==> flow/design.v <==
module bit32_2to1mux(out,sel,in1,in2);
input [31:0] in1,in2;
output [31:0] out;
input sel;
assign out = sel ? in2 : in1;
endmodule
module bit32AND (out,in1,in2);
input [31:0] in1,in2;
output [31:0] out;
assign {out}=in1 &in2;
endmodule
module bit32OR (out,in1,in2);
input [31:0] in1,in2;
output [31:0] out;
assign {out}=in1 | in2;
endmodule
module FA_dataflow (Cout, Sum,In1,In2,Cin);
input[31:0] In1,In2;
input Cin;
output Cout;
output[31:0] Sum;
assign {Cout,Sum}=In1+In2+Cin;
endmodule
module bit32_3to1_mux(out,sel,in1,in2,in3);
    input [31:0] in1, in2, in3;
    output [31:0] out;
    input [1:0] sel;
    wire[31:0] out1;
    bit32_2to1mux mux1(out1,sel[0],in1,in2);
    bit32_2to1mux mux2(out,sel[1],out1,in3);
endmodule
module ALU(in1, in2,binvert,carryin,op,result,carryout);
    input [31:0] in1,in2;
    output [31:0] result;
    input [1:0] op;
    input carryin;
    input binvert;
    output carryout;
    wire [31:0] andresult,orresult,sum,
    binvertresult;
    wire[31:0] b_inv;
    assign b_inv = ~in2;    
    bit32_2to1mux mux1(binvertresult,
    binvert,in2,b_inv);
    bit32AND ander(andresult,in1,binvertresult);
    bit32OR orer(orresult,in1,binvertresult);
    FA_dataflow adde(carryout,sum,in1,binvertresult,
    carryin);
    bit32_3to1_mux mux2(result,op,andresult,
    orresult,sum);
endmodule
module alu_control(o0,o1,o2,op, ALUOp1, ALUOp0);
    output o0,o1,o2;
    input [5:0] op;
    input ALUOp1, ALUOp0;
    assign o2 = ALUOp0 | (ALUOp1 & op[1]);
    assign o1 = (~ALUOp1) | (~op[2]);
    assign o0 = ALUOp1 & (op[3] | op[0]);
endmodule
module ANDarray (RegDst,ALUSrc, MemtoReg, RegWrite, MemRead, MemWrite,Branch,ALUOp0,ALUOp1,Op);
input [5:0] Op;
output RegDst,ALUSrc,MemtoReg, RegWrite, MemRead, MemWrite,Branch,ALUOp0,ALUOp1;
wire Rformat, lw,sw,beq,addi;
assign Rformat= (~Op[0])& (~Op[1])& (~Op[2])& (~Op[3])& (~Op[4])& (~Op[5]);
assign lw = (Op[5]) & (~Op[4]) & (~Op[3]) & (~Op[2]) & (Op[1]) & (Op[0]);
assign sw = (Op[5]) & (~Op[4]) & (Op[3]) & (~Op[2]) & (Op[1]) & (Op[0]);
assign beq = (~Op[5]) & (~Op[4]) & (~Op[3]) & (Op[2]) & (~Op[1]) & (~Op[0]);
assign addi = (~Op[5]) & (~Op[4]) & (Op[3]) & (~Op[2]) & (~Op[1]) & (~Op[0]);
assign RegDst=Rformat;
assign ALUSrc = lw | sw | addi;
assign MemtoReg = lw;
assign RegWrite = Rformat | lw | addi;
assign MemRead = lw;
assign MemWrite = sw;
assign Branch = beq;
assign ALUOp1 = Rformat;
assign ALUOp0 = beq;
endmodule
module sign_extender(outp, inp);
output[31:0] outp;
input[15:0] inp;
assign outp = (inp[15]==1)? {16'hFFFF,inp} : {16'h0000,inp};
endmodule
module RegFile32(clk,reset,ReadReg1,ReadReg2,WriteData,WriteReg,RegWrite,ReadData1,ReadData2); 
input clk, reset, RegWrite;
input[31:0] WriteData;
output[31:0] ReadData1, ReadData2;
input[4:0] ReadReg1, ReadReg2, WriteReg;
reg[1023:0] registers;
always @ (posedge clk or negedge reset)
begin
if (!reset)
registers <= 1024'b00;
else if (RegWrite)
registers[WriteReg*32 +: 32] <= WriteData;
end
assign ReadData1 = registers[ReadReg1*32 +: 32];
assign ReadData2 = registers[ReadReg2*32 +: 32];
endmodule
module data_memory(clk,Address,WriteData,MemWrite,ReadData); 
input clk, MemWrite;
input[31:0] WriteData;
output[31:0] ReadData;
input[4:0] Address;
reg[1023:0] registers;
always @ (posedge clk)
begin
if (MemWrite)
registers[Address*32 +: 32] <= WriteData;
end
assign ReadData = registers[Address*32 +: 32];
endmodule
module SCDDataPath(ALUout, instr, reset, clk);
output[31:0] ALUout;
input clk, reset;
input[31:0] instr;
wire[31:0] ReadMemData,in1,in2,aluresult,signextended,instruction, ReadData1, ReadData2, WriteData;
wire RegDst, ALUSrc, MemtoReg, RegWrite, MemRead, MemWrite, Branch, ALUOp0, ALUOp1, ALUOp2;
wire o0, o1, o2, carryout;
wire[4:0] WriteReg;
assign instruction = instr;
ANDarray control_unit(RegDst,ALUSrc, MemtoReg, RegWrite, MemRead, MemWrite,Branch,ALUOp0,ALUOp1,instruction[31:26]);
assign WriteReg = (RegDst==1)? instruction[15:11] : instruction[20:16];
RegFile32 register_file(clk,reset,instruction[25:21],instruction[20:16],WriteData,WriteReg,RegWrite,ReadData1,ReadData2);
sign_extender sign_extend(signextended, instruction[15:0]);
bit32_2to1mux alu_src_mux(in2,ALUSrc,ReadData2,signextended);
alu_control alu_con_instancce(o0,o1,o2,instruction[5:0], ALUOp1, ALUOp0);
ALU alu_instance(ReadData1,in2,o2,o2,{o1,o0},ALUout,carryout);
data_memory data_mem_instance(clk,ALUout[4:0],ReadData2,MemWrite,ReadMemData);
bit32_2to1mux data_mem_mux(WriteData,MemtoReg,ALUout,ReadMemData);
endmodule
==> reports on SCDDataPath <==
=== Reports on SCDDataPath ===
Tool output for the design above before and after an edit, in the order of the flow.
"original" refers to lines of the RTL above, "edited" to lines of the edited file.
"change": "edited" minus "original" as printed here. "rel. change": 100 x difference / "original".
Operators: Yosys type, input widths -> output width; for muxes data width and select width s.
Cell names lack the library's common part.
Not given: --

* Top: SCDDataPath
* Clock port: clk
* Cell library: sky130hd
* Corner: tt_025C_1v80

=== Diff ===
Unified diff, file above to edited file.
The edited RTL no longer does the same as the RTL above: the edit was made by script, with no optimisation intended.

<pre>
@@ -88,9 +88,7 @@
 input[4:0] ReadReg1, ReadReg2, WriteReg;
 reg[1023:0] registers;
-always @ (posedge clk or negedge reset)
+always @ (posedge clk)
 begin
-if (!reset)
-registers <= 1024'b00;
-else if (RegWrite)
+if (RegWrite)
 registers[WriteReg*32 +: 32] <= WriteData;
 end
</pre>

=== Word-level counts ===
Source: Yosys, flattened and elaborated, memories not mapped. Widths are those after wreduce; folded enables and synchronous resets count as part of the registers. Registers that Yosys merges into a memory's read port (data or address) are not register bits. Print and check cells do not count. Equal cells are merged and count once.

{| class="wikitable"
|+ Operators by class
! item !! original !! edited !! change !! rel. change (%)
|-
| reductions and logical operators || 0 || 0 || 0 || --
|-
| add/subtract/negate cells || 4 || 4 || 0 || 0.00
|-
| eq/ne operators || 0 || 0 || 0 || --
|-
| multiplexer cells || 7 || 7 || 0 || 0.00
|-
| order comparisons || 0 || 0 || 0 || --
|-
| bitwise gates (word level) || 49 || 49 || 0 || 0.00
|-
| divide/modulo/power cells || 0 || 0 || 0 || --
|-
| multipliers || 0 || 0 || 0 || --
|-
| shift operators || 7 || 7 || 0 || 0.00
|}

Operator kinds equal on both sides are left out: 17.

{| class="wikitable"
|+ Word-level totals
! item !! original !! edited !! change !! rel. change (%)
|-
| flip-flop bits (word level) || 2048 || 2048 || 0 || 0.00
|-
| word-level cells || 69 || 69 || 0 || 0.00
|-
| bits in read-only memories || 0 || 0 || 0 || --
|-
| memories kept || 0 || 0 || 0 || --
|-
| memory bits (writable) || 0 || 0 || 0 || --
|-
| word width x clocked read ports || 0 || 0 || 0 || --
|-
| input bits || 34 || 34 || 0 || 0.00
|-
| latch bits || 0 || 0 || 0 || --
|-
| output and inout port bits || 32 || 32 || 0 || 0.00
|}

=== Logic depth ===
Longest topological path by Yosys (ltp), each cell counted once; first at word level (registers and memories cut), then after technology mapping (sequential cells cut; the memories' decode and read muxes count).

{| class="wikitable"
|+ Logic depth
! item !! original !! edited !! change !! rel. change (%)
|-
| depth in word-level cells || 19 || 19 || 0 || 0.00
|-
| ABC_AREA || 0 || 0 || -- || --
|-
| mapped depth || 33 || 35 || +2 || +6.06
|-
| gate-level depth less buffers || 23 || 23 || 0 || 0.00
|}

=== Synthesis result ===
The flow's flattened synthesis, as Yosys stat reports it; memories are mapped. The netlist is that of the ABC_AREA named above (0 if unset); the other value can give another one.

{| class="wikitable"
|+ Synthesis totals
! item !! original !! edited !! change !! rel. change (%)
|-
| synthesis area (µm²) || 111587.0 || 115484.5 || +3897.5 || +3.49
|-
| buffer cells || 820 || 854 || +34 || +4.15
|-
| flip-flop cells || 2048 || 2048 || 0 || 0.00
|-
| sequential part of the area (µm²) || 56374.1 || 61499.0 || +5124.9 || +9.09
|-
| cells in the netlist || 7818 || 8246 || +428 || +5.47
|}

{| class="wikitable"
|+ Cells by type
! cell !! original !! edited !! change !! rel. change (%)
|-
| dfrtp_1 || 1024 || 0 || -1024 || -100.00
|-
| edfxtp_1 || 1024 || 2048 || +1024 || +100.00
|-
| mux2_2 || 1378 || 940 || -438 || -31.79
|-
| o31ai_1 || 14 || 428 || +414 || +2957.14
|-
| nand2_1 || 724 || 1108 || +384 || +53.04
|-
| a21oi_1 || 53 || 275 || +222 || +418.87
|-
| nor2_1 || 127 || 335 || +208 || +163.78
|-
| a22oi_1 || 140 || 12 || -128 || -91.43
|-
| o221ai_1 || 131 || 3 || -128 || -97.71
|-
| o21ai_0 || 578 || 483 || -95 || -16.44
|-
| clkbuf_1 || 537 || 483 || -54 || -10.06
|-
| mux2i_1 || 168 || 114 || -54 || -32.14
|-
| buf_2 || 152 || 200 || +48 || +31.58
|-
| mux2_1 || 65 || 18 || -47 || -72.31
|-
| nand3_1 || 35 || 78 || +43 || +122.86
|-
| o21ai_1 || 4 || 44 || +40 || +1000.00
|-
| a31oi_1 || 18 || 57 || +39 || +216.67
|-
| mux2_4 || 0 || 30 || +30 || --
|}

Cell types equal on both sides are left out: 11.
The list need not be complete.
By module: a second synthesis without flattening, with its own total; a netlist apart from the flattened one above.

{| class="wikitable"
|+ Second synthesis, totals
! item !! original !! edited !! change !! rel. change (%)
|-
| cell total of the unflattened synthesis || 8811 || 8816 || +5 || +0.06
|-
| area total of the unflattened synthesis (µm²) || 113771.6 || 119095.5 || +5323.9 || +4.68
|}

Rows give one instance, submodules left out.

{| class="wikitable"
|+ Modules, original
! module !! times used !! cells !! sequential area (µm²) !! area (µm²)
|-
| RegFile32 || 1 || 4629 || 25624.6 || 55687.2
|-
| data_memory || 1 || 3594 || 30749.5 || 52576.7
|-
| bit32_2to1mux || 5 || 36 || 0.0 || 544.3
|-
| FA_dataflow || 1 || 259 || 0.0 || 1854.3
|-
| sign_extender || 1 || 32 || 0.0 || 240.2
|-
| bit32AND || 1 || 32 || 0.0 || 200.2
|-
| bit32OR || 1 || 32 || 0.0 || 200.2
|-
| ALU || 1 || 32 || 0.0 || 120.1
|-
| ANDarray || 1 || 13 || 0.0 || 96.3
|-
| SCDDataPath || 1 || 5 || 0.0 || 56.3
|-
| alu_control || 1 || 3 || 0.0 || 18.8
|-
| bit32_3to1_mux || 1 || 0 || 0.0 || 0.0
|}

{| class="wikitable"
|+ Modules, edited
! module !! times used !! cells !! sequential area (µm²) !! area (µm²)
|-
| RegFile32 || 1 || 4634 || 30749.5 || 61011.0
|-
| data_memory || 1 || 3594 || 30749.5 || 52576.7
|-
| bit32_2to1mux || 5 || 36 || 0.0 || 544.3
|-
| FA_dataflow || 1 || 259 || 0.0 || 1854.3
|-
| sign_extender || 1 || 32 || 0.0 || 240.2
|-
| bit32AND || 1 || 32 || 0.0 || 200.2
|-
| bit32OR || 1 || 32 || 0.0 || 200.2
|-
| ALU || 1 || 32 || 0.0 || 120.1
|-
| ANDarray || 1 || 13 || 0.0 || 96.3
|-
| SCDDataPath || 1 || 5 || 0.0 || 56.3
|-
| alu_control || 1 || 3 || 0.0 || 18.8
|-
| bit32_3to1_mux || 1 || 0 || 0.0 || 0.0
|}

=== Path before layout ===
Source: OpenSTA report_checks on the synthesized netlist (no wires, ideal clock, input and output delay 20% of the period each), path of least setup slack; recovery checks are left aside. Register names are those of the netlist, which keeps one name where synthesis merged equal registers.

{| class="wikitable"
|+ Path after synthesis
! item !! original !! edited !! change !! rel. change (%)
|-
| kind || in2reg || in2reg || -- || --
|-
| start || input instr[30] || input instr[31] || -- || --
|-
| end || register data_mem_instance.registers[0] || register data_mem_instance.registers[0] || -- || --
|-
| path buffers || 1 || 0 || -1 || -100.00
|-
| time at the first pin (ns) || 2.100 || 2.100 || 0.000 || 0.00
|-
| clock period (ns) || 10.5 || 10.5 || 0.0 || 0.00
|-
| external input delay (ns) || 2.100 || 2.100 || 0.000 || 0.00
|-
| library setup time (ns) || 4.916 || 5.253 || +0.337 || --
|-
| setup slack (ns) || -92.586 || -100.687 || -8.101 || --
|-
| stages || 2 || 2 || 0 || 0.00
|-
| required time (ns) || 5.584 || 5.247 || -0.337 || -6.04
|-
| data arrival time (ns) || 98.170 || 105.935 || +7.765 || +7.91
|-
| delay of the path (ns) || 100.986 || 109.088 || +8.102 || +8.02
|-
| period reached after synthesis (ns) || 103.086 || 111.187 || +8.101 || +7.86
|}

"delay of the path" = arrival - input delay + setup time.
"stages": output pins that drive a net of the path, with the launching flip-flop's if there is one; two outputs of one cell count as two.
"period reached after synthesis" = period - worst setup slack (recovery checks aside). The figure is calculated, with input and output delays left at 20% of the set period.
Between the ends stands the longest chain of elaborated cells between them, by number of cells; it is not shown to be the way that was timed. Of several equally long chains one is given.
Each line given opens the expression or statement behind the cell; cells for indexed reads and writes are added by Yosys, which also makes memories of some case tables.
Lines with a computed index may be missing from the assigning lines.
original: The path ends at the enable pin of a flip-flop; only ways to that pin are counted.

On the way, after synthesis, original:
* Cell sequence: clkbuf_1 nor4_1
* Cells in the longest elaborated chain: 6
* Elaborated cells between the ends (all ways): 6
* Classes of those cells: 6 x logic

{| class="wikitable"
|+ RTL lines, path after synthesis, original
! item !! RTL line !! source
|-
| start: declaration || 116 || <nowiki>input[31:0] instr;</nowiki>
|-
| $not 1->1 || 66 || <nowiki>assign sw = (Op[5]) & (~Op[4]) & (Op[3]) & (~Op[2]) & (Op[1]) & (Op[0]);</nowiki>
|-
| $and 1x1->1 x5 || 66 ||
|-
| end: declaration || 105 || <nowiki>reg[1023:0] registers;</nowiki>
|}

edited: The path ends at the enable pin of a flip-flop; only ways to that pin are counted.

On the way, after synthesis, edited:
* Cell sequence: nand3_1 nor4b_1
* Cells in the longest elaborated chain: 5
* Elaborated cells between the ends (all ways): 5
* Classes of those cells: 5 x logic

{| class="wikitable"
|+ RTL lines, path after synthesis, edited
! item !! RTL line !! source
|-
| start: declaration || 114 || <nowiki>input[31:0] instr;</nowiki>
|-
| $and 1x1->1 x5 || 66 || <nowiki>assign sw = (Op[5]) & (~Op[4]) & (Op[3]) & (~Op[2]) & (Op[1]) & (Op[0]);</nowiki>
|-
| end: declaration || 103 || <nowiki>reg[1023:0] registers;</nowiki>
|}

=== Worst path after layout ===
Path of least setup slack in the final report of the runs of pair A (OpenROAD, finished layout, wires in). Where an end is a register, its clock arrival counts in the times.

{| class="wikitable"
|+ Path after layout
! item !! original !! edited !! change !! rel. change (%)
|-
| kind || in2out || in2out || -- || --
|-
| start || input instr[16] || input instr[16] || -- || --
|-
| end || output ALUout[23] || output ALUout[30] || -- || --
|-
| output delay (ns) || 2.10 || 2.10 || 0.00 || 0.00
|-
| external input delay (ns) || 2.10 || 2.10 || 0.00 || 0.00
|-
| path buffers || 3 || 4 || +1 || +33.33
|-
| stages || 16 || 20 || +4 || +25.00
|-
| time at the first pin (ns) || 2.10 || 2.10 || 0.00 || 0.00
|-
| clock period (ns) || 10.5 || 10.5 || 0.0 || 0.00
|-
| setup slack (ns) || 0.21 || 0.38 || +0.17 || --
|-
| data arrival time (ns) || 8.19 || 8.02 || -0.17 || -2.08
|-
| required time (ns) || 8.40 || 8.40 || 0.00 || 0.00
|}

Between the ends stands the longest chain of elaborated cells between them, by number of cells; it is not shown to be the way that was timed. Of several equally long chains one is given.

On the way, after layout, original:
* Cell sequence: buf_8 buf_12 mux4_2 mux4_2 mux2_2 mux2i_1 xnor2_1 ha_1 a21o_1 a221o_1 a221oi_1 o21ai_0 a211oi_1 o311a_1 o31a_1 clkdlybuf4s50_1
* Cells in the longest elaborated chain: 7
* Elaborated cells between the ends (all ways): 10
* RTL lines with such cells: 6
* Classes of those cells: 2 x add/sub; 1 x shift; 4 x mux; 3 x logic

{| class="wikitable"
|+ RTL lines, path after layout, original
! item !! RTL line !! source
|-
| start: declaration || 116 || <nowiki>input[31:0] instr;</nowiki>
|-
| $shiftx 1024x11->32 || 98 || <nowiki>assign ReadData2 = registers[ReadReg2*32 +: 32];</nowiki>
|-
| $mux 32 || 5 || <nowiki>assign out = sel ? in2 : in1;</nowiki>
|-
| $not 32->32 || 42 || <nowiki>assign b_inv = ~in2;</nowiki>
|-
| $mux 32 || 5 ||
|-
| $add 32x32->32 || 22 || <nowiki>assign {Cout,Sum}=In1+In2+Cin;</nowiki>
|-
| $add 32x1->32 || 22 ||
|-
| $mux 32 || 5 ||
|-
| end: declaration || 114 || <nowiki>output[31:0] ALUout;</nowiki>
|}

On the way, after layout, edited:
* Cell sequence: buf_8 buf_4 mux4_2 mux4_2 mux2i_4 nand2_1 o21ai_0 xnor2_1 fa_1 a21o_1 a21oi_1 o21a_1 o31ai_1 a41oi_1 o31ai_2 o221ai_1 xor2_1 o21ai_0 buf_4 clkdlybuf4s50_1
* Cells in the longest elaborated chain: 7
* Elaborated cells between the ends (all ways): 10
* RTL lines with such cells: 6
* Classes of those cells: 2 x add/sub; 1 x shift; 4 x mux; 3 x logic

{| class="wikitable"
|+ RTL lines, path after layout, edited
! item !! RTL line !! source
|-
| start: declaration || 114 || <nowiki>input[31:0] instr;</nowiki>
|-
| $shiftx 1024x11->32 || 96 || <nowiki>assign ReadData2 = registers[ReadReg2*32 +: 32];</nowiki>
|-
| $mux 32 || 5 || <nowiki>assign out = sel ? in2 : in1;</nowiki>
|-
| $not 32->32 || 42 || <nowiki>assign b_inv = ~in2;</nowiki>
|-
| $mux 32 || 5 ||
|-
| $add 32x32->32 || 22 || <nowiki>assign {Cout,Sum}=In1+In2+Cin;</nowiki>
|-
| $add 32x1->32 || 22 ||
|-
| $mux 32 || 5 ||
|-
| end: declaration || 112 || <nowiki>output[31:0] ALUout;</nowiki>
|}

=== Layout results ===
Both versions went through the flow (Yosys, OpenROAD) with the same settings in each pair. Constraints: input delay and output delay 20% of the set period each, output load 0.01 pF.

Flow settings, pair A:
* CORE_UTILIZATION: 40
* period_ns: 10.5
* CAP_MARGIN: 20
* CORE_MARGIN: 2
* SLEW_MARGIN: 20

{| class="wikitable"
|+ Results, pair A
! item !! original !! edited !! change !! rel. change (%)
|-
| standard-cell area after layout (µm²) || 124676.0 || 127904.0 || +3228.0 || +2.59
|-
| worst setup slack after layout (ns) || 0.214 || 0.377 || +0.163 || --
|-
| die outline area (µm²) || 283210.0 || 293027.0 || +9817.0 || +3.47
|-
| cell area after synthesis (µm²) || 111587.0 || 115484.5 || +3897.5 || +3.49
|-
| clock period reached (ns) || 10.286 || 10.123 || -0.163 || -1.58
|-
| worst hold slack (ns) || 0.496 || 0.551 || +0.055 || --
|-
| total power of the final layout (uW) || 18619 || 24242 || +5623 || +30.20
|}

Flow settings, pair B:
* CAP_MARGIN: 0
* CORE_ASPECT_RATIO: 0.72
* CORE_MARGIN: 5
* CORE_UTILIZATION: 41
* GPL_TIMING_DRIVEN: 1
* HOLD_SLACK_MARGIN: 0.01
* MAX_ROUTING_LAYER: met4
* PLACE_DENSITY_LB_ADDON: 0.16
* period_ns: 13.4
* SLEW_MARGIN: 20

{| class="wikitable"
|+ Results, pair B
! item !! original !! edited !! change !! rel. change (%)
|-
| standard-cell area after layout (µm²) || 123114.0 || 126972.0 || +3858.0 || +3.13
|-
| worst setup slack after layout (ns) || 1.220 || 1.131 || -0.089 || --
|-
| die outline area (µm²) || 282837.0 || 292527.0 || +9690.0 || +3.43
|-
| cell area after synthesis (µm²) || 111587.0 || 115484.5 || +3897.5 || +3.49
|-
| clock period reached (ns) || 12.180 || 12.269 || +0.089 || +0.73
|-
| worst hold slack (ns) || 0.496 || 0.553 || +0.057 || --
|-
| total power of the final layout (uW) || 14308 || 18922 || +4614 || +32.25
|}

"clock period reached" is the run's clock period less its worst setup slack. It is reckoned from that one timing run; input and output delays stay at 20% of the period that was set.
"total power of the final layout": no workload was simulated; the value follows from the tool's default switching activity.
